==> flow/design.v <==
module averager
    #(parameter int
        power = 8,  
        N = 12)     
    (
        input logic clk,
        reset,
        EN,
        input logic [N-1:0] Din,    
        output logic [N-1:0] Q      
    );
    logic [N-1:0] REG_ARRAY [2**power:1];
    logic [power+N-1:0] sum;
    assign Q = sum[power+N-1:power];
    always_ff @(posedge clk) begin
        if (reset) begin
            sum <= 0;
            for (int j = 1; j <= 2**power; j++) begin
                REG_ARRAY[j] <= 0;
            end
        end
        else if (EN) begin
            sum <= sum + Din - REG_ARRAY[2**power];
            for (int j = 2**power; j > 1; j--) begin
                REG_ARRAY[j] <= REG_ARRAY[j-1];
            end
            REG_ARRAY[1] <= Din;
        end
    end
endmodule
module adc_processing #(
    parameter int SCALING_FACTOR = 310866,
    parameter int SHIFT_FACTOR   = 19,
    parameter int NEGATIVE_FACTOR = 12
) (
    input  logic        clk,
    input  logic        reset,
    input  logic        ready,
    input  logic [15:0] data,
    output logic [15:0] ave_data,
    output logic [15:0] scaled_adc_data
);
    localparam int SCALING_FACTOR_WIDTH = $clog2(SCALING_FACTOR) + 1;
    localparam int INTERMEDIATE_WIDTH = 16 + SCALING_FACTOR_WIDTH;
    logic [INTERMEDIATE_WIDTH-1:0] scaled_adc_data_temp; 
    logic [15:0] scaled_adc_data_pipe;
    averager #(
        .power(8),  
        .N(16)      
    ) AVERAGER (
        .reset(reset),
        .clk(clk),
        .EN(ready),
        .Din(data),
        .Q(ave_data)
    );
    always_ff @(posedge clk) begin
        if (reset) begin
            scaled_adc_data <= 0;
            scaled_adc_data_temp <= 0;
            scaled_adc_data_pipe <= 0;
        end
        else if (ready) begin
            scaled_adc_data_temp <= ave_data * SCALING_FACTOR;             
            scaled_adc_data_pipe <= scaled_adc_data_temp >> SHIFT_FACTOR;  
            scaled_adc_data      <= scaled_adc_data_pipe - 12;             
        end                                                
    end                                                    
endmodule
* Reports on adc_processing
Each step is given for the RTL above and for the edited RTL.
Lines under "original" count in the file above, lines under "edited" in the edited file.
"change" is "edited" less "original", of the values as shown; "rel. change" is that difference over "original", in percent.
Operators: Yosys type, input widths -> output width; for muxes data width and select width s.
Library cell names are shortened.
Not given: --
- Top module :: adc_processing
- Clock port :: clk
- Library :: sky130hd
- Timing corner :: tt_025C_1v80

* Diff
The edit as a unified diff against the file above.
This change comes from a script, not from a designer; no optimisation was intended.
#+begin_src diff
@@ -11,5 +11,5 @@
     );
     logic [N-1:0] REG_ARRAY [2**power:1];
-    logic [power+N-1:0] sum;
+    logic [power+N:0] sum;
     assign Q = sum[power+N-1:power];
     always_ff @(posedge clk) begin
#+end_src

* After elaboration
Counts by Yosys on the flattened word-level netlist (proc, flatten, opt, wreduce). Print and check cells are left out. Cells with the same type and inputs are merged into one.
** Cells by class
- multipliers :: original 1, edited 1, change 0, rel. change 0.00%
- $add $sub $neg :: original 3, edited 3, change 0, rel. change 0.00%
** Operator list
- $add 24x16->24 :: original 1, edited 0, change -1, rel. change -100.00%
- $sub 24x16->24 :: original 1, edited 0, change -1, rel. change -100.00%
- $add 25x16->25 :: original 0, edited 1, change +1
- $sub 25x16->25 :: original 0, edited 1, change +1
- $mul 16x18->34 const B :: original 1, edited 1, change 0, rel. change 0.00%
- $sub 16x4->16 const B :: original 1, edited 1, change 0, rel. change 0.00%
** Storage and ports
- register bits after elaboration :: original 4186, edited 4187, change +1, rel. change +0.02%
- word-level cells :: original 264, edited 264, change 0, rel. change 0.00%
- output and inout bits :: original 32, edited 32, change 0, rel. change 0.00%
- bits of input ports :: original 19, edited 19, change 0, rel. change 0.00%

* Depth
Yosys ltp: most cells in a row. Word level: on the elaborated netlist, between registers, memories and ports. Mapped: between sequential cells and ports; inverters and the memories' decode and read muxes count.
** Logic depth
- depth after elaboration :: original 2, edited 2, change 0, rel. change 0.00%
- ABC_AREA :: original 0, edited 0
- mapped depth :: original 18, edited 20, change +2, rel. change +11.11%

* Netlist
Source: synth_stat.txt of the flow (Yosys; design flattened, memories mapped). It holds for the ABC_AREA given above (unset counts as 0); a run with the other value may have another netlist.
** Cells by type
- buf_2 :: original 129, edited 388, change +259, rel. change +200.78%
- clkbuf_1 :: original 677, edited 519, change -158, rel. change -23.34%
- buf_1 :: original 132, edited 34, change -98, rel. change -74.24%
- nand2_1 :: original 39, edited 54, change +15, rel. change +38.46%
- inv_1 :: original 206, edited 194, change -12, rel. change -5.83%
- a21o_1 :: original 28, edited 20, change -8, rel. change -28.57%
- xnor2_1 :: original 21, edited 16, change -5, rel. change -23.81%
- nand3_1 :: original 13, edited 18, change +5, rel. change +38.46%
- or3_1 :: original 3, edited 8, change +5, rel. change +166.67%
- mux2i_1 :: original 4131, edited 4127, change -4, rel. change -0.10%
- nor3_1 :: original 11, edited 15, change +4, rel. change +36.36%
- nor3b_1 :: original 0, edited 4, change +4
- nor2_1 :: original 4171, edited 4174, change +3, rel. change +0.07%
- o21ai_1 :: original 12, edited 9, change -3, rel. change -25.00%
- o211ai_1 :: original 6, edited 3, change -3, rel. change -50.00%
- a221oi_1 :: original 0, edited 3, change +3
- a21oi_1 :: original 52, edited 54, change +2, rel. change +3.85%
- and3_1 :: original 7, edited 5, change -2, rel. change -28.57%
Not every row of either side is listed.
** Mapped netlist
- mapped flip-flops :: original 4168, edited 4168, change 0, rel. change 0.00%
- standard cells after synthesis :: original 14248, edited 14261, change +13, rel. change +0.09%
- synthesis area (sq um) :: original 151392.7, edited 151780.6, change +387.9, rel. change +0.26%
- sequential part of the area (sq um) :: original 83440.0, edited 83440.0, change 0.0, rel. change 0.00%
By module: a second synthesis without flattening, with its own total; a netlist apart from the flattened one above.
** Second synthesis, totals
- cell total of the unflattened synthesis :: original 14279, edited 14262, change -17, rel. change -0.12%
- area total of the unflattened synthesis (sq um) :: original 151863.1, edited 151351.4, change -511.7, rel. change -0.34%
Rows give one instance, submodules left out.
** By module, original
- averager :: instances 1, cells 13565, area 145064.1 sq um
- adc_processing :: instances 1, cells 714, area 6799.0 sq um
** By module, edited
- averager :: instances 1, cells 13548, area 144552.4 sq um
- adc_processing :: instances 1, cells 714, area 6799.0 sq um

* Worst setup path after synthesis
OpenSTA on the mapped netlist: ideal clock, no wires. The path of least setup slack (recovery checks aside). Input and output delay are each 20% of the period. Register names are those of the netlist, which keeps one name where synthesis merged equal registers.
** Timing post-synthesis
- kind :: original flip-flop to flip-flop, edited flip-flop to flip-flop
- start :: original register AVERAGER.sum[13], edited register AVERAGER.sum[13]
- end :: original register scaled_adc_data_temp[28], edited register scaled_adc_data_temp[32]
- clock period (ns) :: original 10.0, edited 10.0, change 0.0, rel. change 0.00%
- library setup time (ns) :: original 0.128, edited 0.123, change -0.005
- launch time at the first pin (ns) :: original 0.000, edited 0.000, change 0.000
- data arrival time (ns) :: original 5.534, edited 5.288, change -0.246, rel. change -4.45%
- slack (ns) :: original 4.338, edited 4.589, change +0.251
- buffers on the path :: original 0, edited 0, change 0
- path delay (ns) :: original 5.662, edited 5.411, change -0.251, rel. change -4.43%
- stages on the path :: original 19, edited 18, change -1, rel. change -5.26%
- synthesis period reached (ns) :: original 5.662, edited 5.411, change -0.251, rel. change -4.43%
"path delay" = arrival - input delay + setup time.
"stages on the path": output pins that drive a net of the path, with the launching flip-flop's if there is one; two outputs of one cell count as two.
"synthesis period reached" = period - worst setup slack (recovery checks aside). The figure is calculated, with input and output delays left at 20% of the set period.
Between the ends stands the longest chain of elaborated cells between them, by number of cells; it is not shown to be the way that was timed. Of several equally long chains one is given.
A line is the first line of the expression or statement that the cell stems from. Yosys adds cells for indexed reads and writes and turns some case tables into memories.
On the way, post-synthesis, original:
- Path through :: dfxtp_1 fa_1 xor2_1 ha_1 or2_2 fa_1 fa_1 fa_1 inv_1 fa_1 inv_1 ha_1 and2_2 a2111o_1 a31o_1 o221a_4 a221oi_2 xor2_1 o21ai_1
- Cells in the longest elaborated chain :: 1
** RTL lines, path post-synthesis, original
- start, declared :: line 13 : logic [power+N-1:0] sum;
- start, assigned :: line 17 : sum <= 0;
- start, assigned :: line 23 : sum <= sum + Din - REG_ARRAY[2**power];
- $mul 16x18->34 :: line 64 : scaled_adc_data_temp <= ave_data * SCALING_FACTOR;
- end, assigned :: line 60 : scaled_adc_data_temp <= 0;
- end, assigned :: line 64
On the way, post-synthesis, edited:
- Path through :: dfxtp_1 fa_1 inv_1 fa_1 inv_1 fa_1 fa_1 fa_1 inv_1 fa_1 inv_1 ha_1 nand2_1 nor3_1 o2111ai_1 a2111oi_1 or3_1 nand3_1
- Cells in the longest elaborated chain :: 1
** RTL lines, path post-synthesis, edited
- start, declared :: line 13 : logic [power+N:0] sum;
- start, assigned :: line 17 : sum <= 0;
- start, assigned :: line 23 : sum <= sum + Din - REG_ARRAY[2**power];
- $mul 16x18->34 :: line 64 : scaled_adc_data_temp <= ave_data * SCALING_FACTOR;
- end, assigned :: line 60 : scaled_adc_data_temp <= 0;
- end, assigned :: line 64

* Path in the finished layout
From the final timing report of the runs of set A: the path of least setup slack in the routed layout; clock arrival at registers is part of the times.
** Timing post-layout
- kind :: original flip-flop to flip-flop, edited flip-flop to flip-flop
- start :: original register AVERAGER.sum[12], edited register AVERAGER.sum[12]
- end :: original register scaled_adc_data_temp[22], edited register scaled_adc_data_temp[32]
- stages on the path :: original 19, edited 18, change -1, rel. change -5.26%
- clock period (ns) :: original 6.29, edited 6.29, change 0.00, rel. change 0.00%
- slack (ns) :: original 0.56, edited 0.47, change -0.09
- library setup time (ns) :: original 0.09, edited 0.11, change +0.02
- data arrival time (ns) :: original 6.56, edited 6.61, change +0.05, rel. change +0.76%
- launch time at the first pin (ns) :: original 0.90, edited 0.85, change -0.05, rel. change -5.56%
- buffers on the path :: original 0, edited 0, change 0
Between the ends stands the longest chain of elaborated cells between them, by number of cells; it is not shown to be the way that was timed. Of several equally long chains one is given.
On the way, post-layout, original:
- Path through :: dfxtp_1 fa_1 inv_1 fa_1 inv_1 fa_1 fa_1 fa_1 inv_1 fa_1 inv_1 ha_1 o21ai_0 a21oi_1 o2111ai_1 a21oi_1 a211oi_1 or4b_2 o311ai_1
- Cells in the longest elaborated chain :: 1
** RTL lines, path post-layout, original
- start, declared :: line 13 : logic [power+N-1:0] sum;
- start, assigned :: line 17 : sum <= 0;
- start, assigned :: line 23 : sum <= sum + Din - REG_ARRAY[2**power];
- $mul 16x18->34 :: line 64 : scaled_adc_data_temp <= ave_data * SCALING_FACTOR;
- end, assigned :: line 60 : scaled_adc_data_temp <= 0;
- end, assigned :: line 64
On the way, post-layout, edited:
- Path through :: dfxtp_1 fa_1 inv_1 fa_1 inv_1 fa_1 fa_1 fa_1 inv_1 fa_1 inv_1 ha_1 nand2_1 nor3_1 o2111ai_1 a2111oi_1 or3_1 nand3_1
- Cells in the longest elaborated chain :: 1
** RTL lines, path post-layout, edited
- start, declared :: line 13 : logic [power+N:0] sum;
- start, assigned :: line 17 : sum <= 0;
- start, assigned :: line 23 : sum <= sum + Din - REG_ARRAY[2**power];
- $mul 16x18->34 :: line 64 : scaled_adc_data_temp <= ave_data * SCALING_FACTOR;
- end, assigned :: line 60 : scaled_adc_data_temp <= 0;
- end, assigned :: line 64

* Flow runs
Runs of the flow (Yosys, OpenROAD) on both versions; the two runs of a pair have the same settings. The constraints put input and output delay at 20% of the set period each and load the outputs with 0.01 pF.
Flow settings, set A:
- CORE_UTILIZATION :: 50
- PLACE_DENSITY :: 0.6
- period_ns :: 6.29
- CAP_MARGIN :: 20
- CORE_MARGIN :: 2
- SLEW_MARGIN :: 20
** Final reports, set A
- utilization in the final report (%) :: original 56.2, edited 55.9, change -0.3
- worst hold slack after layout (ns) :: original 0.439, edited 0.456, change +0.017
- cell area after synthesis (sq um) :: original 151392.7, edited 151780.6, change +387.9, rel. change +0.26%
- area of the die (sq um) :: original 307204.0, edited 307986.0, change +782.0, rel. change +0.25%
- standard-cell area after layout (sq um) :: original 169869.0, edited 169182.0, change -687.0, rel. change -0.40%
- power consumption (mW) :: original 66.884, edited 66.955, change +0.071, rel. change +0.11%
- sum of negative setup slack (ns) :: original 0.000, edited 0.000, change 0.000
- worst slack on setup checks (ns) :: original 0.559, edited 0.471, change -0.088
Flow settings, set B:
- CORE_ASPECT_RATIO :: 0.75
- CORE_MARGIN :: 7
- CORE_UTILIZATION :: 63
- GPL_ROUTABILITY_DRIVEN :: 0
- GPL_TIMING_DRIVEN :: 1
- MAX_ROUTING_LAYER :: met4
- PLACE_DENSITY :: 0.82
- SETUP_SLACK_MARGIN :: 1.11
- SLEW_MARGIN :: 5
- TNS_END_PERCENT :: 80
- period_ns :: 4.1
- CAP_MARGIN :: 20
** Final reports, set B
- utilization in the final report (%) :: original 70.9, edited 70.7, change -0.2
- worst hold slack after layout (ns) :: original 0.272, edited 0.302, change +0.030
- cell area after synthesis (sq um) :: original 151392.7, edited 151780.6, change +387.9, rel. change +0.26%
- area of the die (sq um) :: original 254370.0, edited 255004.0, change +634.0, rel. change +0.25%
- standard-cell area after layout (sq um) :: original 169057.0, edited 168704.0, change -353.0, rel. change -0.21%
- power consumption (mW) :: original 107.673, edited 108.202, change +0.529, rel. change +0.49%
- sum of negative setup slack (ns) :: original -20.432, edited -16.832, change +3.600
- worst slack on setup checks (ns) :: original -1.483, edited -1.208, change +0.275
By "power consumption" is meant OpenSTA's value without simulated activity: inputs other than the clock are taken to toggle once in ten clock periods, and the tool carries that through the logic.
